==> flow/design.v <==
`timescale 1ns / 1ps
module ted
(
	input         clk,				 
	input         reset,
	input  [15:0] addr_in,
	output [15:0] addr_out,
	input   [7:0] data_in,
	output  [7:0] data_out,
	input         rw,
	output        cpuclk,			 
	output  [6:0] color,				 
	output        csync,
	output reg    hsync,
	output reg    vsync,
	output reg    hblank,
	output reg    vblank_out,
	input         wide,
	output        ce_pix,
	output        irq,
	output        ba,
	output reg    cs_io,
	output reg    cs_ram,
	output reg    cs0,
	output reg    cs1,
	output reg    aec,
	output  [4:0] snd,
	output        pal,
	input   [7:0] k,
	input   [1:0] tvmode,
	output        cpuenable			 
);
parameter TIMER1LO=6'h00;
parameter TIMER1HI=6'h01;
parameter TIMER2LO=6'h02;
parameter TIMER2HI=6'h03;
parameter TIMER3LO=6'h04;
parameter TIMER3HI=6'h05;
parameter CONTROL1=6'h06;
parameter CONTROL2=6'h07;
parameter KEYLATCH=6'h08;
parameter IRQ		=6'h09;
parameter IRQEN	=6'h0A;
parameter RASTER	=6'h0B;
parameter CURPOSHI=6'h0C;
parameter CURPOSLO=6'h0D;
parameter CH1FREQLO=6'h0E;
parameter CH2FREQLO=6'h0F;
parameter CH2FREQHI=6'h10;
parameter SOUNDCTRL=6'h11;
parameter BMAPBASE=6'h12;
parameter CHARBASE=6'h13;
parameter VIDEOBASE=6'h14;
parameter BGCOLOR0=6'h15;
parameter BGCOLOR1=6'h16;
parameter BGCOLOR2=6'h17;
parameter BGCOLOR3=6'h18;
parameter EXCOLOR=6'h19;
parameter CHARPOSRELOADHI=6'h1A;
parameter CHARPOSRELOADLO=6'h1B;
parameter VSCANPOSHI=6'h1C;
parameter VSCANPOSLO=6'h1D;
parameter HSCANPOS=6'h1E;
parameter FLASH_VERTSUB=6'h1F;
parameter ROMEN=6'h3E;
parameter RAMEN=6'h3F;
localparam IDLE=3'b000,THALT1=3'b001,THALT2=3'b010,THALT3=3'b011,TDMA=3'b100;
reg [2:0] dma_state,dma_nextstate;			 
reg [15:0] timer1,timer1_reload;													 
reg [15:0] timer2;																			 
reg [15:0] timer3;																			 
reg test,ecm,bmm,den,rsel;										 
reg [2:0] yscroll;																				 
reg bmm_reg,ecm_reg;																	 
reg reverse,stop,mcm,csel;									          
reg [2:0] xscroll;																				 
reg reverse_reg,mcm_reg;																 
reg [7:0] keylatch;																			 
reg Cnt1Irq,Cnt2Irq,Cnt3Irq,RasterIrq;
wire LPIrq=1'b1;				 
reg enCnt1Irq,enCnt2Irq,enCnt3Irq,enRasterIrq;
wire enLPIrq=1'b0; 	 
reg [8:0] RasterCmp;																			 
reg [9:0] CursorPos;																			 
reg [9:0] Ch1Freq;																			 
reg [9:0] Ch2Freq;																			 
reg damode,ch2noise,ch2en,ch1en;										 
reg [3:0] volume;																				 
reg [2:0] bmapbase;																			 
reg charrom;																						 
reg [5:0] charbase;																			 
reg clkmode;																						 
reg [4:0] vmbase;																				 
reg [6:0] bgcolor0,bgcolor1,bgcolor2,bgcolor3,excolor;	 
reg [9:0] CharPosReload;																	 
reg [8:0] vcounter;							   											 
reg [8:0] hcounter;							   											 
reg [4:0] FlashCount;																			 
reg [2:0] VertSubCount;																		 
reg [7:0] refreshcounter;
reg refresh;
reg [3:0] phicounter;				    			 
reg phi;												 
reg singleclock;									 
reg [8:0] hcounter_next;
reg [8:0] vcounter_next;
reg [8:0] videoline;								 
reg [7:0] dataout_reg;							 
reg [7:0] data_in_reg;									 
reg [5:0] addr_in_reg;									 
reg [6:0] colorreg;								 
reg ramen;											 
reg t1stop,t2stop,t3stop;			 
reg resetRasterIrq, resetCnt1Irq,resetCnt2Irq,resetCnt3Irq;  
reg RasterIrqDone;									 
reg enabledisplay;									 
reg badline2;										 
reg ext_fetch;										 
reg char_fetch;										 
reg dma_window;										 
reg char_window;									 
reg inc_flashcount_window;						 
reg inc_vertsub_window;							 
reg inc_vertline_window;							 
reg hpos_0,hpos_8,hpos_154,hpos_172,hpos_288,hpos_295,hpos_296,hpos_303,hpos_304;
reg hpos_312,hpos_320,hpos_336,hpos_343,hpos_348,hpos_352,hpos_359,hpos_380,hpos_382;
reg hpos_384,hpos_391,hpos_392,hpos_400,hpos_407,hpos_424,hpos_431,hpos_432,hpos_440,hpos_1,hpos_321;
reg inc_charpos;									 
reg [15:0] addr_out_reg;								 
reg [15:0] tedaddress;									 
reg datahold;										 
reg VertSubActive;									 
reg tedwrite_delay;								 
reg csyncreg,palreg,equalization,eq1,eq2;		 
reg [9:0] videocounter;							 
reg inc_videocounter;								 
reg [9:0] videocounter_reload;				 
reg [9:0] CharPosition;							 
reg CharPosLatch;									 
reg latch_window;									 
reg latch_charposition;							 
reg [7:0] attr_buf [0:39];								 
reg [7:0] char_buf [0:39];								 
reg [7:0] nextchar,currentchar,waitingchar,pixelchar;	 
reg [7:0] nextattr,currentattr,waitingattr,pixelattr;	
reg [7:0] nextpixels,currentpixels,waitingpixels;
reg [7:0] pixelshiftreg;							 
reg [5:0] shiftcount;								 
reg verticalscreen;								 
reg widescreen,narrowscreen;				 
reg videoshift;										 
reg nextcursor,currentcursor,waitingcursor;   
reg [6:0] pixelcolor;									 
reg doubleshift;									 
reg dotfetch;												 
reg dotfetch_reg;									 
reg [2:0] xscroll_latch;							 
reg [2:0] yscroll_latch;							 
reg vblank;							 
reg refresh_inc;									 
reg stopreg;											 
reg [1:0] audiocycle;								 
reg [9:0] ch1count,ch2count;			 
reg ch1state,ch2state;						 
reg ch1stateclk_prev,ch2stateclk_prev;
reg [7:0] noisegen;								 
reg [4:0] digivolume;								 
reg [17:0] watchdog_ch1,watchdog_ch2;	 
integer i;
integer j;
integer n;
wire dphi;													 
wire [8:0] EOS,VS_START,VS_STOP,EQ_START,EQ_STOP,VBLANK_START,VBLANK_STOP;		 
wire tick8;													 
wire blanking;												 
wire lowrom,highrom;										 
wire irqpos;												 
wire io,tedreg,tedwrite;								 
wire badline;												 
wire attr_fetch_line;									 
wire tedlatch;												 
wire [7:0] charpointer,attrpointer;
wire multicolor;											 
wire pixelscreen;											 
wire ch1clk,ch2clk;										 
wire ch1stateclk,ch2stateclk;							 
wire ch1audio,ch2audio;									 
wire noise;													 
wire watchdog_ch1max,watchdog_ch2max;				 
wire cycle_end=(phicounter==15)?1'b1:1'b0;				 
wire single_cycle_end=(cycle_end & phi)?1'b1:1'b0;	 
always @(posedge clk) begin									 
	phicounter<=phicounter+1'd1;
	if(reset) begin								 
		phicounter<=4'b0;
	end
end
assign cpuclk = singleclock?phi:dphi;						 
assign dphi = phicounter[3];									 
assign cpuenable=(single_cycle_end)?1'b1:					 
						(cycle_end && !singleclock)?1'b1:
						1'b0;
always @(posedge clk) begin									 
	if (cycle_end)	phi<=~phi;											
	if(reset) begin								 
		phi<=1'b0;
	end
end
always @(posedge clk)											 
	begin
	if(single_cycle_end)											 
		singleclock<=((enabledisplay & ext_fetch) | refresh | clkmode | stop);		 
		if(reset) begin								 
		singleclock<=1'b0;
	end
end
always @(posedge clk)
	begin
	if(single_cycle_end)
		stopreg<=stop;
		if(reset) begin								 
		stopreg<=1'b0;
	end
end
always @(posedge clk)											 
	begin
	if(hpos_296)
		ext_fetch<=0;
	else if(hpos_400)
		ext_fetch<=1;
		if(reset) begin								 
		ext_fetch<=1'b0;
	end
end
assign attr_fetch_line=(videoline>=0 && videoline<203);
always @(posedge clk)											 
	begin
	if(hpos_336)
		refresh<=0;
	else if(hpos_296)
		refresh<=1;
		if(reset) begin								 
		refresh<=1'b0;
	end
end
always @(posedge clk)											 
	begin
	if(hpos_343)
		refresh_inc<=0;
	else if(hpos_303)
		refresh_inc<=1;
		if(reset) begin								 
		refresh_inc<=1'b0;
	end
end
always @(posedge clk)
	begin
		if(single_cycle_end & (refresh_inc|stopreg))
					refreshcounter<=refreshcounter+1'd1;
		else	if(hpos_431 & (videoline==0|refresh_inc|stopreg))
			refreshcounter<=8'h00;
		if(reset) begin								 
		refreshcounter<=8'h00;
	end
end
assign tick8=(phicounter[1:0]==3)?1'b1:1'b0;  
assign ce_pix = tick8;
always @(posedge clk)
	begin
		hcounter<=hcounter_next;
		vcounter<=vcounter_next;
		if(hpos_392)
			videoline<=vcounter;
		if(reset) begin								 
		hcounter<=9'b0;
		vcounter<=9'b0;
		videoline<=9'b0;
	end
end
always @*									 
	begin
	hcounter_next=hcounter;
		if (tedlatch & addr_in_reg[5:0]==HSCANPOS)								 
			begin
				hcounter_next=hcounter+1'd1;
				hcounter_next[8:3]=~data_in_reg[7:2];		 
			end
		else if (tick8 & ~stopreg)
			begin
				if (hcounter==9'd455)
					hcounter_next=9'd0;
				else
					hcounter_next=hcounter+1'd1;
			end
	end
always @*									 
	begin
	vcounter_next=vcounter;
		if(tedwrite & addr_in[5:1]==5'b01110)								 
			begin
			if(addr_in[0]==0)
				vcounter_next={data_in[0],vcounter[7:0]};
			else vcounter_next={vcounter[8],data_in};
			end
		else if(inc_vertline_window & single_cycle_end)
				begin
					if (vcounter==EOS)
							vcounter_next=0;
					else	vcounter_next=vcounter+1'd1;
				end
	end
always @(posedge clk)
	begin
	if(hpos_384)
		inc_vertline_window<=1;
	else if (single_cycle_end)
		inc_vertline_window<=0;
		if(reset) begin								 
		inc_vertline_window<=1'b0;
	end
end
always @(posedge clk) begin
	if(tedwrite)												 
		begin
		if (addr_in[5:0]==TIMER1LO)
			begin
				timer1[7:0]<=data_in;
				timer1_reload[7:0]<=data_in;
				t1stop<=1;
			end
		if (addr_in[5:0]==TIMER1HI)
			begin
				timer1[15:8]<=data_in;
				timer1_reload[15:8]<=data_in;
				t1stop<=0;
			end
		end
	if(phicounter==7 && ~phi & ~t1stop & ~stopreg)			 
		begin															
		if(timer1==0)											
			timer1<=timer1_reload-1'd1;
		else
			timer1<=timer1-1'd1;
		end
	if(reset) begin
		t1stop <= 1;
		timer1 <= 16'hFFFF;
	end
	if(reset) begin								 
		timer1_reload<=16'b0;
	end
end
always @(posedge clk) begin
	if(tedwrite)													 
		begin
		if (addr_in[5:0]==TIMER2LO)
			begin
				timer2[7:0]<=data_in;
				t2stop<=1;
			end
		if (addr_in[5:0]==TIMER2HI)
			begin
				timer2[15:8]<=data_in;
				t2stop<=0;
			end
		end
	else if(phicounter==15 && phi==0 && t2stop==0 && stopreg==0)		 
	begin
		timer2<=timer2-1'd1;
	end
	if(reset) begin
		t2stop <= 1;
		timer2 <= 16'hFFFF;
	end
end
always @(posedge clk) begin
	if(tedwrite)
		begin
		if (addr_in[5:0]==TIMER3LO)							 
			begin
				timer3[7:0]<=data_in;
				t3stop<=1;
			end
		if (addr_in[5:0]==TIMER3HI)
			begin
				timer3[15:8]<=data_in;
				t3stop<=0;
			end
		end
	if(phicounter==7 && phi==1 && t3stop==0 && stopreg==0)				 
		begin
		timer3<=timer3-1'd1;
		end
	if(reset) begin
		t3stop <= 1;
		timer3 <= 16'hFFFF;
	end
end
assign irqpos=(phicounter==4 & ~phi)?1'b1:1'b0;
always @(posedge clk)
	begin
	if(reset|resetCnt1Irq)
		Cnt1Irq<=0;
	else if(irqpos && timer1==0)
		Cnt1Irq<=1;
	end
always @(posedge clk)
	begin
	if(reset|resetCnt2Irq)
		Cnt2Irq<=0;
	else if(irqpos && timer2==0)
		Cnt2Irq<=1;
	end
always @(posedge clk)
	begin
	if(reset|resetCnt3Irq)
		Cnt3Irq<=0;
	else if(irqpos && timer3==0) 
		Cnt3Irq<=1;
	end
always @(posedge clk)
	begin
	if (reset|resetRasterIrq)
		RasterIrq<=0;
	else	if (RasterCmp==vcounter)
		begin
		if(~RasterIrqDone & tick8)			 
			begin
			RasterIrq<=1;
			RasterIrqDone<=1;
			end
		end
	else RasterIrqDone<=0;
		if(reset) begin								 
		RasterIrqDone<=1'b0;
	end
end
assign irq=~((enCnt1Irq & Cnt1Irq)|(enCnt2Irq & Cnt2Irq)| (enCnt3Irq & Cnt3Irq) | (enRasterIrq & RasterIrq) | (enLPIrq & LPIrq));
always @(posedge clk)
	begin
		if((singleclock & ~phi) | (dma_state==TDMA))
			aec<=0;
		else aec<=1;
		if(reset) begin								 
		aec<=0;
	end
end
assign ba=(dma_state==IDLE)?1'b1:1'b0;
assign badline=((yscroll_latch==videoline[2:0]) & enabledisplay & attr_fetch_line)?1'b1:1'b0;			 
always @(posedge clk)
	begin
	if(inc_vertline_window & single_cycle_end)
		begin
		if(badline)
			badline2<=1;
		else if(badline2)
			badline2<=0;
		end
		if(reset) begin								 
		badline2<=1'b0;
	end
end
always @(posedge clk)										 
	begin
	if(single_cycle_end)
		yscroll_latch<=yscroll;
		if(reset) begin								 
		yscroll_latch<=3'b0;
	end
end
always @(posedge clk)
	begin
	if(videoline==0 && den==1)
		enabledisplay<=1;
	if(videoline==204)
		enabledisplay<=0;
		if(reset) begin								 
		enabledisplay<=1'b0;
	end
end
always @(posedge clk)					 
	begin
	if(videoline==9'd204)
		char_fetch<=0;
	else if(badline2)
		char_fetch<=1;
		if(reset) begin								 
		char_fetch<=1'b0;
	end
end
always @(posedge clk)					 
	begin
	if(hpos_296)
		inc_charpos<=0;
	else if(hpos_432)
		inc_charpos<=1;
		if(reset) begin								 
		inc_charpos<=1'b0;
	end
end
always @(posedge clk)					 
	begin
	latch_charposition<=0;
	if(hpos_288)
		latch_window<=1;
	else if(single_cycle_end & latch_window)
		begin
		latch_window<=0;
		latch_charposition<=1;			 
		end
		if(reset) begin								 
		latch_charposition<=1'b0;
		latch_window<=1'b0;
	end
end
always @(posedge clk)
	begin
	if(hpos_392)
		begin
		if(VertSubCount==6)
			CharPosLatch<=1;				 
		else 
			CharPosLatch<=0;
		end
		if(reset) begin								 
		CharPosLatch<=1'b0;
	end
end
always @(posedge clk)					 
	begin
	if(tedwrite & addr_in[5:0]==CHARPOSRELOADHI)
			CharPosReload[9:8]<=data_in[1:0];
	else if(tedwrite & addr_in[5:0]==CHARPOSRELOADLO)
			CharPosReload[7:0]<=data_in;
	else if(hpos_392 & videoline==EOS)		 
			CharPosReload<=0;
	else if(CharPosLatch & latch_charposition & VertSubActive)				 
			CharPosReload<=CharPosition;
		if(reset) begin								 
		CharPosReload<=10'b0;
	end
end
always @(posedge clk)									 
	begin
	if(hpos_392)											 
		CharPosition<=0;
	else
		begin
		if(hpos_432 & enabledisplay & VertSubActive)										 
			CharPosition<=CharPosReload;
		else if(inc_charpos & single_cycle_end)
			CharPosition<=CharPosition+1'd1;
		end
		if(reset) begin								 
		CharPosition<=10'b0;
	end
end
always @(posedge clk)
	begin
	dma_state<=dma_nextstate;
		if(reset) begin								 
		dma_state<=IDLE;
	end
end
always @*
	begin
	dma_nextstate=dma_state;
	case(dma_state)
	IDLE:		begin	
				if((badline|badline2) & dma_window)
					dma_nextstate=THALT1;
				end
	THALT1:	begin
				if((badline|badline2) & dma_window & single_cycle_end)
					dma_nextstate=THALT2;
				else if (~dma_window | ~(badline|badline2))
					dma_nextstate=IDLE;
				end
	THALT2:	begin
				if((badline|badline2) & dma_window & single_cycle_end)
					dma_nextstate=THALT3;
				else if (~dma_window | ~(badline|badline2))
					dma_nextstate=IDLE;
				end
	THALT3:	begin
				if((badline|badline2) & dma_window & single_cycle_end)
					dma_nextstate=TDMA;
				else if (~dma_window | ~(badline|badline2))
					dma_nextstate=IDLE;
				end
	TDMA:		begin
				if (~dma_window | ~(badline|badline2))
					dma_nextstate=IDLE;
				end
	default:	dma_nextstate=IDLE;
	endcase	
	end
always @(posedge clk)
	begin
	if(hpos_407 & tick8)
		dma_window<=1;
	else if(hpos_295 & tick8)
		dma_window<=0;
		if(reset) begin								 
		dma_window<=1'b0;
	end
end
always @(posedge clk)				 
	begin
	if(enabledisplay)
		begin
		if(hpos_296 | shiftcount==6'd40)
			inc_videocounter<=0;
		else if(hpos_432)
			inc_videocounter<=1;
		end
		if(reset) begin								 
		inc_videocounter<=1'b0;
	end
end
always @(posedge clk)
	begin
	if(hpos_392 & videoline==EOS)	 
		videocounter_reload<=0;
		else if(inc_videocounter && hcounter_next == 9'd432 && tick8)  
		videocounter_reload<=videocounter+1'd1;
	else if(VertSubCount==6 && latch_charposition && enabledisplay)			 
		videocounter_reload<=videocounter;
		if(reset) begin								 
		videocounter_reload<=10'b0;
	end
end	
always @(posedge clk)						 
	begin
	if(enabledisplay)
		begin
		if(hpos_432)
			videocounter<=videocounter_reload;
		else if(inc_videocounter & single_cycle_end)							 
			videocounter<=videocounter+1'd1;
		end
		if(reset) begin								 
		videocounter<=10'b0;
	end
end
always @(posedge clk)
	begin
	if(single_cycle_end)
		begin
		if(inc_videocounter)
			begin
			if(badline)	begin									 
				attr_buf[0]<=data_in;
				end
			else begin
				attr_buf[0]<=attr_buf[39];
				end
			for(i=1;i<40;i=i+1) begin
				attr_buf[i]<=attr_buf[i-1];
				end
			nextattr<=attr_buf[39];
			shiftcount<=shiftcount+1'd1;
			if(((CursorPos==CharPosition) && VertSubActive) || (CursorPos==0 && CharPosition==0))					 
				nextcursor<=1;
			else nextcursor<=0;
			end
		else begin
			nextattr<=0;
			shiftcount<=0;
			end
		end
		if(reset) begin								 
		for(i=0;i<=39;i=i+1) attr_buf[i]<=8'd0;
		nextattr<=8'b0;
		shiftcount<=6'b0;
		nextcursor<=1'b0;
	end
end
always @(posedge clk)
	begin
	if(single_cycle_end)
		begin
		if(inc_videocounter)
			begin
			if(badline2) begin
				char_buf[0]<=data_in;
				nextchar<=data_in;
				end
			else begin
				char_buf[0]<=char_buf[39];
				nextchar<=char_buf[39];
				end
			for(j=1;j<40;j=j+1) begin
				char_buf[j]<=char_buf[j-1];
				end
			end 	
		else begin
			nextchar<=0;
			end
		end
		if(reset) begin								 
		for(i=0;i<=39;i=i+1) char_buf[i]<=8'd0;
		nextchar<=8'b0;
	end
end
always @(posedge clk)							 
	begin
	if(hpos_304)
		char_window<=0;
	else if(hpos_440 & enabledisplay)
		char_window<=1;
		if(reset) begin								 
		char_window<=1'b0;
	end
end
always @(posedge clk)								 
	begin
	if(char_window)
		begin
		if(hpos_440)
			nextpixels<=0;
		else if(cycle_end & ~phi)
			nextpixels<=data_in;
		end
		if(reset) begin								 
		nextpixels<=8'b0;
	end
end
always @(posedge clk)
	begin
	if(hpos_392)					
		inc_vertsub_window<=1;
	else if(single_cycle_end)
		inc_vertsub_window<=0;
	if (hpos_380 & badline)													 
		VertSubActive<=1;
	else if (~enabledisplay)												 
		VertSubActive<=0;
		if(reset) begin								 
		inc_vertsub_window<=1'b0;
		VertSubActive<=1'b0;
	end
end
always @(posedge clk)
		begin
			if(tedwrite && addr_in[5:0]==FLASH_VERTSUB)					 
				VertSubCount<=data_in[2:0];
			else 
				if(inc_vertsub_window & single_cycle_end)					 
						if (videoline==0)											 
							VertSubCount<=3'd7;
						else if(enabledisplay & VertSubActive) 
							VertSubCount<=VertSubCount+1'd1;					 
			if(reset) begin								 
		VertSubCount<=3'b0;
	end
end
always @(posedge clk)
	begin
	if(hpos_348)
		inc_flashcount_window<=1;
	else if(single_cycle_end)
		inc_flashcount_window<=0;
	if(tedwrite && addr_in[5:0]==FLASH_VERTSUB)
			FlashCount[3:0]<=data_in[6:3];
	else if(videoline==205 & inc_flashcount_window & single_cycle_end)
			FlashCount<=FlashCount+1'd1;
		if(reset) begin								 
		inc_flashcount_window<=1'b0;
		FlashCount<=5'b0;
	end
end
always @(hcounter)
	begin
	hpos_0=0;
	hpos_1=0;
	hpos_8=0;
	hpos_154=0;
	hpos_172=0;
	hpos_288=0;
	hpos_295=0;
	hpos_296=0;
	hpos_303=0;
	hpos_304=0;
	hpos_312=0;
	hpos_320=0;
	hpos_321=0;
	hpos_336=0;
	hpos_343=0;
	hpos_348=0;
	hpos_352=0;
	hpos_359=0;
	hpos_380=0;
	hpos_382=0;
	hpos_384=0;
	hpos_391=0;
	hpos_392=0;
	hpos_400=0;
	hpos_407=0;
	hpos_424=0;
	hpos_431=0;
	hpos_432=0;
	hpos_440=0;
	case (hcounter)
				0:		hpos_0=1;				 
				1:    hpos_1=1;
				8:		hpos_8=1;				 
				154:  hpos_154=1;				 
				172:	hpos_172=1;				 
				288:	hpos_288=1;				 
				295:	hpos_295=1;				 
				296:	hpos_296=1;				 
				303:	hpos_303=1;				 
				304:  hpos_304=1;				 
				312:	hpos_312=1;				 
				320: 	hpos_320=1;				 
				321:  hpos_321=1;
				336:  hpos_336=1;				 
				343:	hpos_343=1;				 
				348:	hpos_348=1;				 
				352:	hpos_352=1;				 
				359:	hpos_359=1;				 
				380:	hpos_380=1;
				382:	hpos_382=1;				 
				384:	hpos_384=1;				 
				391: 	hpos_391=1;	
				392:	hpos_392=1;				 
				400:  hpos_400=1;				 
				407:	hpos_407=1;				 
				424:	hpos_424=1;				 
				431:	hpos_431=1;				 
				432:	hpos_432=1;				 
				440:  hpos_440=1;				 
				default:;
	endcase				
end
always @(posedge clk)									 
	begin
		if(rsel==1) begin
			if(videoline==9'd4)					 
				verticalscreen<=1;
			else if (videoline==9'd204)			 
				verticalscreen<=0;
		 end
		else begin
			if(videoline==9'd8)					 
				verticalscreen<=1;
			else if(videoline==9'd200)			 
				verticalscreen<=0;
		end
		if(reset) begin								 
		verticalscreen<=1'b0;
	end
end
always @(posedge clk)									 
	begin
		if(enabledisplay & verticalscreen) 
			begin 
				if(hpos_320 & tick8)
					widescreen<=0;
				else if (hpos_0 & tick8)
					widescreen<=1;
				if(hpos_312 & tick8)
					narrowscreen<=0;
				else if (hpos_8 & tick8)
					narrowscreen<=1;
			end
		if(reset) begin								 
		widescreen<=1'b0;
		narrowscreen<=1'b0;
	end
end
always @(posedge clk)
	begin
	if (hpos_312)
		videoshift<=0;
	else if(enabledisplay & hpos_440)
		videoshift<=1;
		if(reset) begin								 
		videoshift<=1'b0;
	end
end
always @(posedge clk)						 
	begin
	if(hpos_440)
		begin
		waitingattr<=0;
		waitingchar<=0;
		waitingpixels<=0;
		currentattr<=0;
		currentchar<=0;
		currentpixels<=0;
		end
	else if(cycle_end & videoshift)
		begin
		if(phi)
			begin
			currentchar<=nextchar;
			waitingchar<=currentchar;
			currentattr<=nextattr;
			waitingattr<=currentattr;
			waitingpixels<=currentpixels;
			currentcursor<=nextcursor;
			waitingcursor<=currentcursor;
			end
		else if(~phi)
			currentpixels<=nextpixels;
		end
		if(reset) begin								 
		waitingattr<=8'b0;
		waitingchar<=8'b0;
		waitingpixels<=8'b0;
		currentattr<=8'b0;
		currentchar<=8'b0;
		currentpixels<=8'b0;
		currentcursor<=1'b0;
		waitingcursor<=1'b0;
	end
end
wire cursor=(waitingcursor & ~FlashCount[4]);
always @(posedge clk)										 
	begin
	if (single_cycle_end)
		begin
		xscroll_latch<=xscroll;
		ecm<=ecm_reg;
		bmm<=bmm_reg;
		reverse<=reverse_reg;
		mcm<=mcm_reg;
		end
		if(reset) begin								 
		xscroll_latch<=3'b0;
		ecm<=1'b0;
		bmm<=1'b0;
		reverse<=1'b0;
		mcm<=1'b0;
	end
end
always @(posedge clk)										 
	begin
	if(videoshift | widescreen)												 
		begin
		if(tick8)									
			begin
				doubleshift<=~doubleshift;
				if(hcounter[2:0] == xscroll_latch)				 
					begin
					doubleshift<=0;
					if(cursor & ~bmm & ~ecm & ~mcm)		 
						pixelshiftreg<=waitingpixels^8'hFF;
					else pixelshiftreg<=waitingpixels;
					pixelattr<=waitingattr;					 
					pixelchar<=waitingchar;
					end
				else
					begin
					if(~multicolor)
						pixelshiftreg<={pixelshiftreg[6:0],1'b0};
					else if(doubleshift)											 
						pixelshiftreg<={pixelshiftreg[5:0],2'b0};
					end
			end
		end
	else pixelshiftreg<=0;									 
		if(reset) begin								 
		doubleshift<=1'b0;
		pixelshiftreg<=8'b0;
		pixelattr<=8'b0;
		pixelchar<=8'b0;
	end
end
assign pixelscreen=(csel)?widescreen:narrowscreen;					 
assign multicolor= mcm & (ecm | pixelattr[3] | bmm);			 
always @*									 
	begin
	pixelcolor=bgcolor0;
	if(pixelscreen & enabledisplay)
		begin
			if (~bmm & ~ecm) 				 
				begin
				if(~multicolor)					 
					begin
					if((reverse|mcm)?pixelshiftreg[7]:(pixelshiftreg[7]& ~(pixelattr[7] & FlashCount[4]))^pixelchar[7])
						pixelcolor=pixelattr[6:0];
					end
				else 
					begin						 
						case(pixelshiftreg[7:6])
							2'b00:	pixelcolor=bgcolor0;
							2'b01:	pixelcolor=bgcolor1;
							2'b10:	pixelcolor=bgcolor2;
							2'b11:	pixelcolor={pixelattr[6:4],1'b0,pixelattr[2:0]};
						endcase
					end				
				end
			else if (~mcm & ~bmm & ecm)		 
				begin
					if(pixelshiftreg[7])
						pixelcolor=pixelattr[6:0];
					else begin
						case(pixelchar[7:6])
							2'b00:	pixelcolor=bgcolor0;
							2'b01:	pixelcolor=bgcolor1;
							2'b10:	pixelcolor=bgcolor2;
							2'b11:	pixelcolor=bgcolor3;
						endcase
					end	
				end
			else if(~mcm & bmm & ~ecm)			 
				begin
				if(pixelshiftreg[7])
					pixelcolor={pixelattr[2:0],pixelchar[7:4]};
				else pixelcolor={pixelattr[6:4],pixelchar[3:0]};
				end
			else if(mcm & bmm & ~ecm)		  
				begin
				case(pixelshiftreg[7:6])
							2'b00:	pixelcolor=bgcolor0;
							2'b01:	pixelcolor={pixelattr[2:0],pixelchar[7:4]};
							2'b10:	pixelcolor={pixelattr[6:4],pixelchar[3:0]};
							2'b11:	pixelcolor=bgcolor1;
						endcase
				end
			else										 
				begin
				pixelcolor=7'b0;
				end
		end
	else
			pixelcolor=excolor;
	end
always @(posedge clk)						 
	begin
	if (tick8)
		if(~blanking)
		colorreg<=pixelcolor;
		else colorreg<=0;
		if(reset) begin								 
		colorreg<=7'b0;
	end
end
assign pal = !tvmode ? !palreg : tvmode[0];
assign EOS = pal?9'd311:9'd261;					 
assign VS_START = pal?9'd254:9'd229;			 
assign VS_STOP = pal?9'd257:9'd232; 			 
assign EQ_START = pal?9'd251:9'd226;			 
assign EQ_STOP = pal?9'd260:9'd235;				 
assign VBLANK_START = pal?9'd251:9'd226; 		 
assign VBLANK_STOP = pal?9'd269:9'd244;		 
always @(posedge clk)								 
	begin
	csyncreg<=(equalization)?(eq1&eq2)^vsync:hsync;
		if(reset) begin								 
		csyncreg<=1'b0;
	end
end
always @(posedge clk)								 
	begin
	if (videoline==VS_START && hpos_400)
		vsync<=1;
	else if (videoline==VS_STOP && hpos_400)
		vsync<=0;
		if(reset) begin								 
		vsync<=0;
	end
end
always @(posedge clk)								 
	begin
	if(videoline==EQ_START && hpos_400)
		equalization<=1;
	else if (videoline==EQ_STOP && hpos_400)
		equalization<=0;
		if(reset) begin								 
		equalization<=1'b0;
	end
end
always @(posedge clk)								 
	begin
	if(hpos_154)
		eq1<=0;
	else if (hpos_172)
		eq1<=1;
	if(hpos_382)
		eq2<=0;
	else if (hpos_400)
		eq2<=1;
		if(reset) begin								 
		eq1<=1'b1;
		eq2<=1'b1;
	end
end
always @(posedge clk)								 
	begin
	if(hpos_359)
		hsync<=0;
	else if (hpos_391)
		hsync<=1;
		if(reset) begin								 
		hsync<=0;
	end
end
always @(posedge clk) begin							 
	if((wide && hpos_1) || (~wide && hpos_424)) begin										
		if(videoline==VBLANK_STOP) vblank_out<=0;
		hblank<=0;
	end else if((wide && hpos_321) || (~wide && hpos_352)) begin		 
		if(videoline==VBLANK_START) vblank_out<=1;
		hblank<=1;
	end
	if(reset) begin								 
		vblank_out<=0;
		hblank<=0;
	end
end
always @(posedge clk)							 
	begin
	if(videoline==VBLANK_STOP)
		vblank<=0;
	else if(videoline==VBLANK_START)
		vblank<=1;
		if(reset) begin								 
		vblank<=1'b0;
	end
end
assign blanking=hblank|vblank;
assign csync=csyncreg;
assign color=colorreg;
always @(posedge clk)		 
	begin
case (phicounter)			 
	1:		begin	
				cs_io<=1;
				cs_ram<=1;
				cs0<=1;
				cs1<=1;
			end
	7:		if(io) cs_io<=0;
			else if(~tedreg) begin
				cs_ram<=0;
				if(rw & ((~ramen & ~dotfetch_reg) | (charrom & dotfetch_reg ))) begin	 
					cs0<=~lowrom;	          
					cs1<=~highrom;           
					cs_ram<=lowrom|highrom;  
				end
			end
	endcase
	if(reset) begin								 
		cs_io<=1;
		cs_ram<=1;
		cs0<=1;
		cs1<=1;
	end
	end
assign lowrom=(addr_in[15:14]==2'b10);							 
assign highrom=(addr_in[15:14]==2'b11);							 
assign io=(addr_in[15:8]==8'hFD || addr_in[15:8]==8'hFE);	 
assign tedreg=(addr_in[15:6]==10'b1111111100 && (addr_in[5]==0 || addr_in[5:1]==7'b11111));		 
assign addr_out=(~aec)?addr_out_reg:16'hffff;
always @(posedge clk)
	begin
		if(cycle_end)
			begin
			addr_out_reg<=tedaddress;
			dotfetch_reg<=dotfetch;
			end
		if(reset) begin								 
		addr_out_reg<=0;
		dotfetch_reg<=1'b0;
	end
end
assign charpointer=(inc_videocounter)?((badline2)?data_in:char_buf[39]):8'd0;	
always @*
	begin
	tedaddress=16'hffff;
	dotfetch=0;
	if(phi==0)						 
		begin
		if(dma_state==TDMA)
			tedaddress={vmbase,(badline)?1'b0:1'b1,videocounter};				 
		end
	else  
		begin						  
		if(refresh_inc|stopreg)				 
			tedaddress={8'hff,refreshcounter};
		else if(inc_charpos & char_fetch)
			begin
			dotfetch=1;
			if(~bmm)				 
				begin
				tedaddress=(~reverse)?{charbase[5:0],charpointer[6:0],VertSubCount}:{charbase[5:1],charpointer,VertSubCount};
				tedaddress[10:9]=(ecm)?2'b00:tedaddress[10:9];
				end
			else
				tedaddress={bmapbase,CharPosition,VertSubCount};	 
			end
		end
	end
assign tedwrite=tedreg&~rw&cycle_end;		 
assign tedlatch=tedwrite_delay & (phicounter==3);		 
always @(posedge clk)
	begin
		if(tedwrite)
			tedwrite_delay<=1;
		else if (phicounter==3)
			tedwrite_delay<=0;
		if(reset) begin								 
		tedwrite_delay<=1'b0;
	end
end
always @(posedge clk)
	begin
	if(reset) ramen <= 0;
	resetRasterIrq<=1'b0;
	resetCnt1Irq<=1'b0;
	resetCnt2Irq<=1'b0;
	resetCnt3Irq<=1'b0;
	if (tedwrite)											 
		begin
		data_in_reg<=data_in;
		addr_in_reg<=addr_in[5:0];
			case(addr_in[5:0])
				CONTROL1:	 
							begin
							test<=data_in[7];
							ecm_reg<=data_in[6];
							bmm_reg<=data_in[5];
							den<=data_in[4];
							rsel<=data_in[3];
							yscroll<=data_in[2:0];
							end
				CONTROL2:	 
							begin
							reverse_reg<=data_in[7];
							palreg<=data_in[6];
							stop<=data_in[5];
							mcm_reg<=data_in[4];
							csel<=data_in[3];
							xscroll<=data_in[2:0];
							end
				KEYLATCH:	 
							keylatch<=k[7:0];
				IRQ:			 
							begin
							resetCnt3Irq<=data_in[6];
							resetCnt2Irq<=data_in[4];
							resetCnt1Irq<=data_in[3];
							resetRasterIrq<=data_in[1];
							end
				IRQEN:		 
							begin
							enCnt3Irq<=data_in[6];
							enCnt2Irq<=data_in[4];
							enCnt1Irq<=data_in[3];
							enRasterIrq<=data_in[1];
							RasterCmp[8]<=data_in[0];
							end
				RASTER:		 
							RasterCmp[7:0]<=data_in;
				CURPOSHI:	 
							CursorPos[9:8]<=data_in[1:0];
				CURPOSLO:	 
							CursorPos[7:0]<=data_in;
				CH1FREQLO:	 
							Ch1Freq[7:0]<=data_in;
				CH2FREQLO:	 
							Ch2Freq[7:0]<=data_in;
				CH2FREQHI:	 
							Ch2Freq[9:8]<=data_in[1:0];
				SOUNDCTRL:	 
							begin
							damode<=data_in[7];
							ch2noise<=data_in[6];
							ch2en<=data_in[5];
							ch1en<=data_in[4];
							volume<=data_in[3:0];
							end
				BMAPBASE:	 
							begin
							bmapbase<=data_in[5:3];
							charrom<=data_in[2];
							Ch1Freq[9:8]<=data_in[1:0];
							end
				CHARBASE:	 
							begin
							charbase<=data_in[7:2];
							clkmode<=data_in[1];
							end
				VIDEOBASE:	 
							vmbase<=data_in[7:3];
				BGCOLOR0:	 
							bgcolor0<=7'h7f;
				BGCOLOR1:	 
							bgcolor1<=7'h7f;
				BGCOLOR2:	 
							bgcolor2<=7'h7f;
				BGCOLOR3:	 
							bgcolor3<=7'h7f;
				EXCOLOR:		 
							excolor<=7'h7f;
				ROMEN:		ramen<=1'b0;
				RAMEN:		ramen<=1'b1;
				default:;
			endcase
		end
	else if (tedlatch)			 
		case(addr_in_reg[5:0])
				BGCOLOR0:	 
							bgcolor0<=data_in_reg[6:0];
				BGCOLOR1:	 
							bgcolor1<=data_in_reg[6:0];
				BGCOLOR2:	 
							bgcolor2<=data_in_reg[6:0];
				BGCOLOR3:	 
							bgcolor3<=data_in_reg[6:0];
				EXCOLOR:		 
							excolor<=data_in_reg[6:0];
				default:;
		endcase
		if(reset) begin								 
		resetRasterIrq<=0;
		resetCnt1Irq<=0;
		resetCnt2Irq<=0;
		resetCnt3Irq<=0;
		data_in_reg<=0;
		addr_in_reg<=0;
		test<=1'b0;
		ecm_reg<=1'b0;
		bmm_reg<=1'b0;
		den<=1'b0;
		rsel<=1'b0;
		yscroll<=3'b0;
		reverse_reg<=1'b0;
		palreg<=1'b0;
		stop<=1'b0;
		mcm_reg<=1'b0;
		csel<=1'b0;
		xscroll<=3'b0;
		keylatch<=8'hff;
		enCnt3Irq<=1'b0;
		enCnt2Irq<=1'b0;
		enCnt1Irq<=1'b0;
		enRasterIrq<=1'b0;
		RasterCmp<=9'b0;
		CursorPos<=10'b0;
		Ch1Freq<=10'b0;
		Ch2Freq<=10'b0;
		damode<=1'b0;
		ch2noise<=1'b0;
		ch2en<=1'b0;
		ch1en<=1'b0;
		volume<=4'b0;
		bmapbase<=3'b0;
		charrom<=1'b0;
		charbase<=6'b0;
		clkmode<=1'b0;
		vmbase<=5'b0;
		bgcolor0<=7'b0;
		bgcolor1<=7'b0;
		bgcolor2<=7'b0;
		bgcolor3<=7'b0;
		excolor<=7'b0;
	end
end
always @(posedge clk)
	begin
	if(tedreg & rw)
		begin
		if(phicounter==7)										 
			begin
				case(addr_in[5:0])
				TIMER1LO:	 
							dataout_reg<=timer1[7:0];
				TIMER1HI:	 
							dataout_reg<=timer1[15:8];
				TIMER2LO:	 
							dataout_reg<=timer2[7:0];
				TIMER2HI:	 
							dataout_reg<=timer2[15:8];
				TIMER3LO:	 
							dataout_reg<=timer3[7:0];
				TIMER3HI:	 
							dataout_reg<=timer3[15:8];
				CONTROL1:	 
							begin
							dataout_reg[7]<=test;
							dataout_reg[6]<=ecm;
							dataout_reg[5]<=bmm;
							dataout_reg[4]<=den;
							dataout_reg[3]<=rsel;
							dataout_reg[2:0]<=yscroll;
							end
				CONTROL2:	 
							begin
							dataout_reg[7]<=reverse;
							dataout_reg[6]<=~pal;
							dataout_reg[5]<=stop;
							dataout_reg[4]<=mcm;
							dataout_reg[3]<=csel;
							dataout_reg[2:0]<=xscroll;
							end
				KEYLATCH:	 
							begin
							dataout_reg<=keylatch;
							end
				IRQ:			 
							begin
							dataout_reg[7]<=~irq;
							dataout_reg[6]<=Cnt3Irq;
							dataout_reg[4]<=Cnt2Irq;
							dataout_reg[3]<=Cnt1Irq;
							dataout_reg[2]<=LPIrq;			 
							dataout_reg[1]<=RasterIrq;
							end
				IRQEN:		 
							begin
							dataout_reg[6]<=enCnt3Irq;
							dataout_reg[4]<=enCnt2Irq;
							dataout_reg[3]<=enCnt1Irq;
							dataout_reg[2]<=enLPIrq;			 
							dataout_reg[1]<=enRasterIrq;
							dataout_reg[0]<=RasterCmp[8];
							end
				RASTER:		 
							dataout_reg<=RasterCmp[7:0];
				CURPOSHI:	 
							dataout_reg[1:0]<=CursorPos[9:8];
				CURPOSLO:	 
							dataout_reg<=CursorPos[7:0];
				CH1FREQLO:	 
							dataout_reg<=Ch1Freq[7:0];
				CH2FREQLO:	 
							dataout_reg<=Ch2Freq[7:0];
				CH2FREQHI:	 
							begin
							dataout_reg[7]<=1'b0;				 
							dataout_reg[1:0]<=Ch2Freq[9:8];
							end
				SOUNDCTRL:  
							begin
							dataout_reg[7]<=damode;
							dataout_reg[6]<=ch2noise;
							dataout_reg[5]<=ch2en;
							dataout_reg[4]<=ch1en;
							dataout_reg[3:0]<=volume;
							end
				BMAPBASE:   
							begin
							dataout_reg[5:3]<=bmapbase;
							dataout_reg[2]<=charrom;
							dataout_reg[1:0]<=Ch1Freq[9:8];
							end
				CHARBASE:   
							begin
							dataout_reg[7:2]<=charbase;
							dataout_reg[1]<=clkmode;
							dataout_reg[0]<=~ramen;
							end
				VIDEOBASE:  
							dataout_reg[7:3]<=vmbase;
				BGCOLOR0:  
							dataout_reg[6:0]<=bgcolor0;
				BGCOLOR1:  
							dataout_reg[6:0]<=bgcolor1;
				BGCOLOR2:  
							dataout_reg[6:0]<=bgcolor2;
				BGCOLOR3:  
							dataout_reg[6:0]<=bgcolor3;
				EXCOLOR:  
							dataout_reg[6:0]<=excolor;
				CHARPOSRELOADHI:  
							dataout_reg[1:0]<=CharPosReload[9:8];
				CHARPOSRELOADLO:  
							dataout_reg<=CharPosReload[7:0];
				VSCANPOSHI:	 
							dataout_reg[0]<=vcounter[8];
				VSCANPOSLO:  
							dataout_reg<=vcounter[7:0];
				HSCANPOS:	 
							dataout_reg<={hcounter[8:2],1'b0};
				FLASH_VERTSUB:  
							begin
							dataout_reg[6:3]<=FlashCount[3:0];
							dataout_reg[2:0]<=VertSubCount;
							end
				ROMEN:	 
							dataout_reg<=8'h00;
				RAMEN:	 
							dataout_reg<=8'h00;
				default:;
				endcase
			end
		else if(phicounter==10)								 
			datahold<=1;
		end
	if(phicounter==1)
		begin
		datahold<=0;
		dataout_reg<=8'hff;
		end
		if(reset) begin								 
		dataout_reg<=8'hff;
		datahold<=1'b0;
	end
end
assign data_out=(datahold)?dataout_reg:8'hff;
assign snd=(ch1audio ? digivolume : 5'd0)+(ch2audio ? digivolume : 5'd0);  
always @(posedge clk)						 
	begin
	if(single_cycle_end)
		audiocycle<=audiocycle+1'd1;
		if(reset) begin								 
		audiocycle<=2'b0;
	end
end
assign ch1clk=single_cycle_end&(audiocycle==2'b11);		 
assign ch2clk=single_cycle_end&(audiocycle==2'b01);		 
always @(posedge clk)
	begin
	if(ch1clk)
		begin
		if((ch1count==10'h3ff) || damode)
			ch1count<=Ch1Freq+1'd1;
		else	ch1count<=ch1count+1'd1;
		end
		if(reset) begin								 
		ch1count<=10'b0;
	end
end
assign ch1stateclk=(ch1count==10'h3ff)?1'b1:1'b0;
always @(posedge clk)	 
	begin
	ch1stateclk_prev<=ch1stateclk;
	if(damode|watchdog_ch1max)							 
		ch1state<=0;
	else if(~ch1stateclk_prev & ch1stateclk)		 
				ch1state<=~ch1state;						 
		if(reset) begin								 
		ch1stateclk_prev<=1'b0;
		ch1state<=1'b0;
	end
end
assign ch1audio=(ch1en)?~ch1state:1'b0;		 
always @(posedge clk)									 
	begin
	if((~ch1stateclk_prev & ch1stateclk)|watchdog_ch1max)		 
		watchdog_ch1<=0;
	else if(ch1clk)										 
		watchdog_ch1<=watchdog_ch1+1'd1;
		if(reset) begin								 
		watchdog_ch1<=18'b0;
	end
end
assign watchdog_ch1max=(watchdog_ch1==18'd188416)?1'b1:1'b0;	
always @(posedge clk)
	begin
	if(ch2clk)
		begin
		if((ch2count==10'h3ff) || damode)
			ch2count<=Ch2Freq+1'd1;
		else	ch2count<=ch2count+1'd1;
		end
		if(reset) begin								 
		ch2count<=10'b0;
	end
end
assign ch2stateclk=(ch2count==10'h3ff)?1'b1:1'b0;
always @(posedge clk)	 
	begin
	ch2stateclk_prev<=ch2stateclk;
	if(damode)												 
		ch2state<=0;
	else if(~ch2stateclk_prev & ch2stateclk)		 
				ch2state<=~ch2state;						 
		if(reset) begin								 
		ch2stateclk_prev<=1'b0;
		ch2state<=1'b0;
	end
end
assign ch2audio=(ch2en)?~ch2state:noise;		 
always @(posedge clk)									 
	begin
	if((~ch2stateclk_prev & ch2stateclk)|watchdog_ch2max)		 
		watchdog_ch2<=0;
	else if(ch2clk)										 
		watchdog_ch2<=watchdog_ch2+1'd1;
		if(reset) begin								 
		watchdog_ch2<=18'b0;
	end
end
assign watchdog_ch2max=(watchdog_ch2==18'd188416)?1'b1:1'b0;	
always @(posedge clk)
	begin
	if(damode)
		noisegen<=0;
	else if(~ch2stateclk_prev & ch2stateclk)
		begin
		for(n=1;n<8;n=n+1)
			begin
			noisegen[n]<=noisegen[n-1];
			end
		noisegen[0]<=1'b1^noisegen[7]^noisegen[5]^noisegen[4]^noisegen[1];
		end
		if(reset) begin								 
		noisegen<=8'b0;
	end
end
assign noise=(ch2noise)?noisegen[0]:1'b0;		 
always @*								 
	begin
	case (volume)
				0: digivolume=0;
				1: digivolume=1;
				2: digivolume=3;
				3: digivolume=5;
				4: digivolume=7;
				5: digivolume=9;
				6: digivolume=11;
				7: digivolume=13;
		default:	digivolume=15;
	endcase
	end
endmodule
# Tool chain data of ted
# Tool output for the design above, in the order of the flow.
# Line numbers count from 1 in the design file above.
# Library cell names are shortened.
inputs:
  top_module: "ted"
  clock: "clk"
  cell_library: "sky130hd"
  corner: "tt_025C_1v80"

# Word level
# Source: Yosys, flattened and elaborated. Widths are those after wreduce. Print and check cells do not count. Equal cells are merged and count once.
# Memory sizes are those after Yosys's memory passes, which may raise the word count (mostly to a power of two), join words into wider ones and drop unused or constant bits.
op_classes:
  n_addsub: 20
  cmp: 2
  eq_ne: 136
  mux: 249
  bitwise: 143
  n_reduce_logical: 187
op_table:
  columns: ["cell", "count"]
  rows:
  - ["8-bit 2-to-1 mux", 36]
  - ["9-bit == test with constant B", 26]
  - ["7-bit 2-to-1 mux", 30]
  - ["6-bit by 5-bit == test with 1-bit output with constant B", 22]
  - ["1-bit 2-to-1 mux", 113]
  - ["2-bit AND reduction", 45]
  - ["9-bit 2-to-1 mux", 10]
  - ["7-bit case mux with 4-bit select", 3]
  - ["2-bit nonzero test", 40]
  - ["16-bit 2-to-1 mux", 5]
  - ["10-bit 2-to-1 mux", 8]
  - ["1-bit AND", 74]
  - ["16-bit by 1-bit subtractor with 16-bit output with constant B", 4]
  - ["10-bit by 1-bit adder with 10-bit output with constant B", 6]
  - ["1-bit case mux with 29-bit select", 2]
  - ["27-bit nonzero test", 2]
  - ["9-bit == test", 6]
  - ["1-bit case mux with 27-bit select", 2]
  - ["3-bit AND reduction", 17]
  - ["16-bit zero test", 3]
  - ["6-bit by 4-bit == test with 1-bit output with constant B", 8]
  - ["9-bit by 8-bit == test with 1-bit output with constant B", 5]
  - ["2-bit OR reduction", 19]
  - ["1-bit inverter", 36]
  - ["3-bit 2-to-1 mux", 12]
  - ["31-bit nonzero test", 1]
  - ["1-bit case mux with 31-bit select", 1]
  - ["10-bit == test with constant B", 3]
# Not listed: further kinds 67, cells in them 198.
word_totals:
  reg_bits: 1187
  romBits: 32
  clocked_rd_ports_x_width: 4
  mem_count: 1
  output_inout_bits: 52
  wordCells: 986
mem_list:
  columns: ["memory", "words", "word_bits", "rd", "wr", "line", "rtl"]
  rows:
  - ["(no name shown)", 8, 4, 1, 0, 1610, "case (volume)"]

# Depth
# Yosys ltp: most cells in a row. Word level: on the elaborated netlist, between registers, memories and ports. Mapped: between sequential cells and ports; inverters and the memories' decode and read muxes count.
logic_depth:
  ltp_word: 10
  ABC_AREA: 0
  mapped_depth: 12
  ltp_nobuf: 10

# Mapped cells and area
# The flow's flattened synthesis, as Yosys stat reports it; memories are mapped. The netlist is that of the ABC_AREA named above (0 if unset); the other value can give another one.
by_type:
  columns: ["cell", "count"]
  rows:
  - ["dfxtp_1", 1193]
  - ["nand2_1", 1869]
  - ["a21oi_1", 948]
  - ["clkbuf_1", 452]
  - ["nor2_1", 366]
  - ["mux2i_1", 121]
  - ["nand3_1", 185]
  - ["o21ai_0", 145]
  - ["xnor2_1", 79]
  - ["a211oi_1", 76]
  - ["nor3_1", 104]
  - ["ha_1", 36]
  - ["mux4_2", 20]
  - ["and3_1", 69]
  - ["nand4_1", 68]
  - ["xor2_1", 45]
  - ["a31oi_1", 49]
  - ["a32oi_1", 34]
# Not listed: further types 79, cells in them 721.
mapped:
  cells: 6580
  synth_area_um2: 51446.8
  seqArea_um2: 23882.9
  flip_flops: 1193
  buffers: 514

# Worst setup path after synthesis
# OpenSTA on the mapped netlist: ideal clock, no wires. The path of least setup slack (recovery checks aside). Input and output delay are each 20% of the period. Register names are those of the netlist, which keeps one name where synthesis merged equal registers.
synth_timing:
  path_type: "input -> output"
  from: "input port tvmode[1]"
  to: "output port pal"
  period_ns: 10.0
  in_delay_ns: 2.000
  t_first_pin_ns: 2.000
  arrival_time_ns: 2.715
  t_required_ns: 8.000
  setup_slack_ns: 5.285
  path_delay_ns: 0.715
  driving_pins: 2
  synth_period_reached_ns: 4.715
# "path_delay_ns" is the arrival time less input delay plus setup time.
# A path that ends at an output port has no setup time.
# "driving_pins": output pins that drive a net of the path, with the launching flip-flop's if there is one; two outputs of one cell count as two.
# "synth_period_reached_ns" is the clock period less the worst setup slack; recovery checks do not enter. This is arithmetic on one report: input and output delays are still those of the set period (20% each).
# Between the ends stands the longest chain of elaborated cells between them, by number of cells; it is not shown to be the way that was timed. Of several equally long chains one is given.
# A line is the first line of the expression or statement that the cell stems from. Yosys adds cells for indexed reads and writes and turns some case tables into memories.
synth_via:
  cell_sequence: "o21bai_1 -> clkbuf_1"
  elab_chain_cells: 2
  cone_cells: 2
  cone_lines: 1
  classes_between: "mux (1); reduce/logical (1)"
synth_lines:
  columns: ["element", "line", "rtl"]
  rows:
  - ["from (decl)", 30, "input [1:0] tvmode,"]
  - ["2-bit zero test", 1042, "assign pal = !tvmode ? !palreg : tvmode[0];"]
  - ["1-bit 2-to-1 mux", 1042, null]
  - ["to (decl)", 28, "output pal,"]

# Worst path after layout
# Path of least setup slack in the final report of run 1 (OpenROAD, finished layout, wires in). Where an end is a register, its clock arrival counts in the times.
layout_timing:
  path_type: "register -> output"
  from: "register ch2en"
  to: "output port snd[4]"
  period_ns: 4.09
  t_first_pin_ns: 0.66
  arrival_time_ns: 3.07
  t_required_ns: 3.27
  setup_slack_ns: 0.20
  driving_pins: 10
# Between the ends stands the longest chain of elaborated cells between them, by number of cells; it is not shown to be the way that was timed. Of several equally long chains one is given.
layout_via:
  cell_sequence: "dfxtp_1 -> mux2_2 -> nor2_1 -> ha_1 -> inv_1 -> fa_1 -> nor2b_1 -> o21ai_0 -> nand2b_1 -> clkdlybuf4s50_1"
  elab_chain_cells: 3
  cone_cells: 3
  cone_lines: 2
  classes_between: "add/sub (1); mux (2)"
layout_lines:
  columns: ["element", "line", "rtl"]
  rows:
  - ["from (decl)", 87, "reg damode,ch2noise,ch2en,ch1en;"]
  - ["from (assign)", 1273, "ch2en<=data_in[5];"]
  - ["from (assign)", 1349, "ch2en<=1'b0;"]
  - ["1-bit 2-to-1 mux", 1579, "assign ch2audio=(ch2en)?~ch2state:noise;"]
  - ["5-bit 2-to-1 mux", 1506, "assign snd=(ch1audio ? digivolume : 5'd0)+(ch2audio ? digivolume : 5'd0);"]
  - ["5-bit adder", 1506, null]
  - ["to (decl)", 27, "output [4:0] snd,"]

Lab notebook: ted

Design ted on sky130hd. What follows are 4 stored runs of the flow, each under its own settings; their order means nothing. The constraints put input and output delay at 20% of the set period each and load the outputs with 0.01 pF.
"timing.achieved_period_ns": clock period set for the run, less the worst setup slack. It is reckoned from that one timing run; input and output delays stay at 20% of the period that was set.
"critical_path_time_ns": the worst setup path's part of the clock period (all of it between registers, 20% less for each end at a port) less its slack. A launch clock that arrives late makes it longer, a capture clock that arrives late makes it shorter.
"total_power_w" rests on the timing tool's default activity at the inputs, not on a simulated workload.

--- run 1 ---
==> flow/run.sh <==
#!/bin/bash
# the make line also repeats the synthesis and layout settings of config.mk as NAME=value (left out here)
make -C /OpenROAD-flow-scripts/flow DESIGN_CONFIG=/design/flow/config.mk WORK_HOME=/design/flow/orfs CLKGATE_MAP_FILE= finish
==> flow/config.mk <==
export PLATFORM = sky130hd
export DESIGN_NAME = ted
export DESIGN_NICKNAME = ted
export VERILOG_FILES = /design/flow/design.v
export SDC_FILE = /design/flow/constraint.sdc
export NUM_CORES = 4
export LEC_CHECK = 0
export ABC_AREA = 0
export CAP_MARGIN = 20
export CORE_ASPECT_RATIO = 0.99
export CORE_MARGIN = 2
export CORE_UTILIZATION = 64
export MAX_ROUTING_LAYER = met5
export PLACE_DENSITY_LB_ADDON = 0.09
export SLEW_MARGIN = 20
==> flow/constraint.sdc <==
create_clock -name core_clock -period 4.09 [get_ports {clk}]
set_input_delay 0.8180 -clock core_clock [delete_from_list [all_inputs] [get_ports {clk}]]
set_output_delay 0.8180 -clock core_clock [all_outputs]
set_load 0.01 [all_outputs]

==> results, as YAML <==
results:
  timing.achieved_period_ns: 3.886
  hold_ws_ns: 0.402
  finalCellArea_um2: 57111.0
  final_setup_ws_ns: 0.204
  tns_ns: 0.000
  critical_path_time_ns: 3.07
  path_kind: "register -> output"
  total_power_w: 0.023111
  die_um2: 82668.6
  layout_utilization_pct: 71.7
  ys_area_um2: 51446.8

--- run 2 ---
==> flow/run.sh <==
#!/bin/bash
# the make line also repeats the synthesis and layout settings of config.mk as NAME=value (left out here)
make -C /OpenROAD-flow-scripts/flow DESIGN_CONFIG=/design/flow/config.mk WORK_HOME=/design/flow/orfs CLKGATE_MAP_FILE= finish
==> flow/config.mk <==
export PLATFORM = sky130hd
export DESIGN_NAME = ted
export DESIGN_NICKNAME = ted
export VERILOG_FILES = /design/flow/design.v
export SDC_FILE = /design/flow/constraint.sdc
export NUM_CORES = 4
export LEC_CHECK = 0
export CAP_MARGIN = 20
export CORE_MARGIN = 2
export CORE_UTILIZATION = 40
export SLEW_MARGIN = 20
==> flow/constraint.sdc <==
create_clock -name core_clock -period 3.5 [get_ports {clk}]
set_input_delay 0.7000 -clock core_clock [delete_from_list [all_inputs] [get_ports {clk}]]
set_output_delay 0.7000 -clock core_clock [all_outputs]
set_load 0.01 [all_outputs]

==> results, as YAML <==
results:
  timing.achieved_period_ns: 3.391
  hold_ws_ns: 0.295
  finalCellArea_um2: 59507.1
  final_setup_ws_ns: 0.109
  tns_ns: 0.000
  critical_path_time_ns: 2.69
  path_kind: "register -> output"
  total_power_w: 0.028608
  die_um2: 131501.0
  layout_utilization_pct: 46.7
  ys_area_um2: 51446.8

--- run 3 ---
==> flow/run.sh <==
#!/bin/bash
# the make line also repeats the synthesis and layout settings of config.mk as NAME=value (left out here)
make -C /OpenROAD-flow-scripts/flow DESIGN_CONFIG=/design/flow/config.mk WORK_HOME=/design/flow/orfs CLKGATE_MAP_FILE= finish
==> flow/config.mk <==
export PLATFORM = sky130hd
export DESIGN_NAME = ted
export DESIGN_NICKNAME = ted
export VERILOG_FILES = /design/flow/design.v
export SDC_FILE = /design/flow/constraint.sdc
export NUM_CORES = 4
export LEC_CHECK = 0
export CAP_MARGIN = 40
export CELL_PAD_IN_SITES_DETAIL_PLACEMENT = 2
export CORE_MARGIN = 2
export CORE_UTILIZATION = 61
export CTS_CLUSTER_DIAMETER = 358
export GPL_ROUTABILITY_DRIVEN = 1
export MAX_ROUTING_LAYER = met5
export PLACE_DENSITY = 0.45
export SETUP_SLACK_MARGIN = 0.85
export SLEW_MARGIN = 20
==> flow/constraint.sdc <==
create_clock -name core_clock -period 6.91 [get_ports {clk}]
set_input_delay 1.3820 -clock core_clock [delete_from_list [all_inputs] [get_ports {clk}]]
set_output_delay 1.3820 -clock core_clock [all_outputs]
set_load 0.01 [all_outputs]

==> results, as YAML <==
outcome: "not finished: placement ended with error DPL-0033"

--- run 4 ---
==> flow/run.sh <==
#!/bin/bash
# the make line also repeats the synthesis and layout settings of config.mk as NAME=value (left out here)
make -C /OpenROAD-flow-scripts/flow DESIGN_CONFIG=/design/flow/config.mk WORK_HOME=/design/flow/orfs CLKGATE_MAP_FILE= finish
==> flow/config.mk <==
export PLATFORM = sky130hd
export DESIGN_NAME = ted
export DESIGN_NICKNAME = ted
export VERILOG_FILES = /design/flow/design.v
export SDC_FILE = /design/flow/constraint.sdc
export NUM_CORES = 4
export LEC_CHECK = 0
export CAP_MARGIN = 20
export CORE_MARGIN = 2
export CORE_UTILIZATION = 59
export GPL_ROUTABILITY_DRIVEN = 1
export MIN_ROUTING_LAYER = met1
export PLACE_DENSITY_LB_ADDON = 0.26
export SLEW_MARGIN = 20
==> flow/constraint.sdc <==
create_clock -name core_clock -period 4.55 [get_ports {clk}]
set_input_delay 0.9100 -clock core_clock [delete_from_list [all_inputs] [get_ports {clk}]]
set_output_delay 0.9100 -clock core_clock [all_outputs]
set_load 0.01 [all_outputs]

==> results, as YAML <==
results:
  timing.achieved_period_ns: 4.185
  hold_ws_ns: 0.391
  finalCellArea_um2: 56790.7
  final_setup_ws_ns: 0.365
  tns_ns: 0.000
  critical_path_time_ns: 3.27
  path_kind: "register -> output"
  total_power_w: 0.020432
  die_um2: 89577.5
  layout_utilization_pct: 65.6
  ys_area_um2: 51446.8
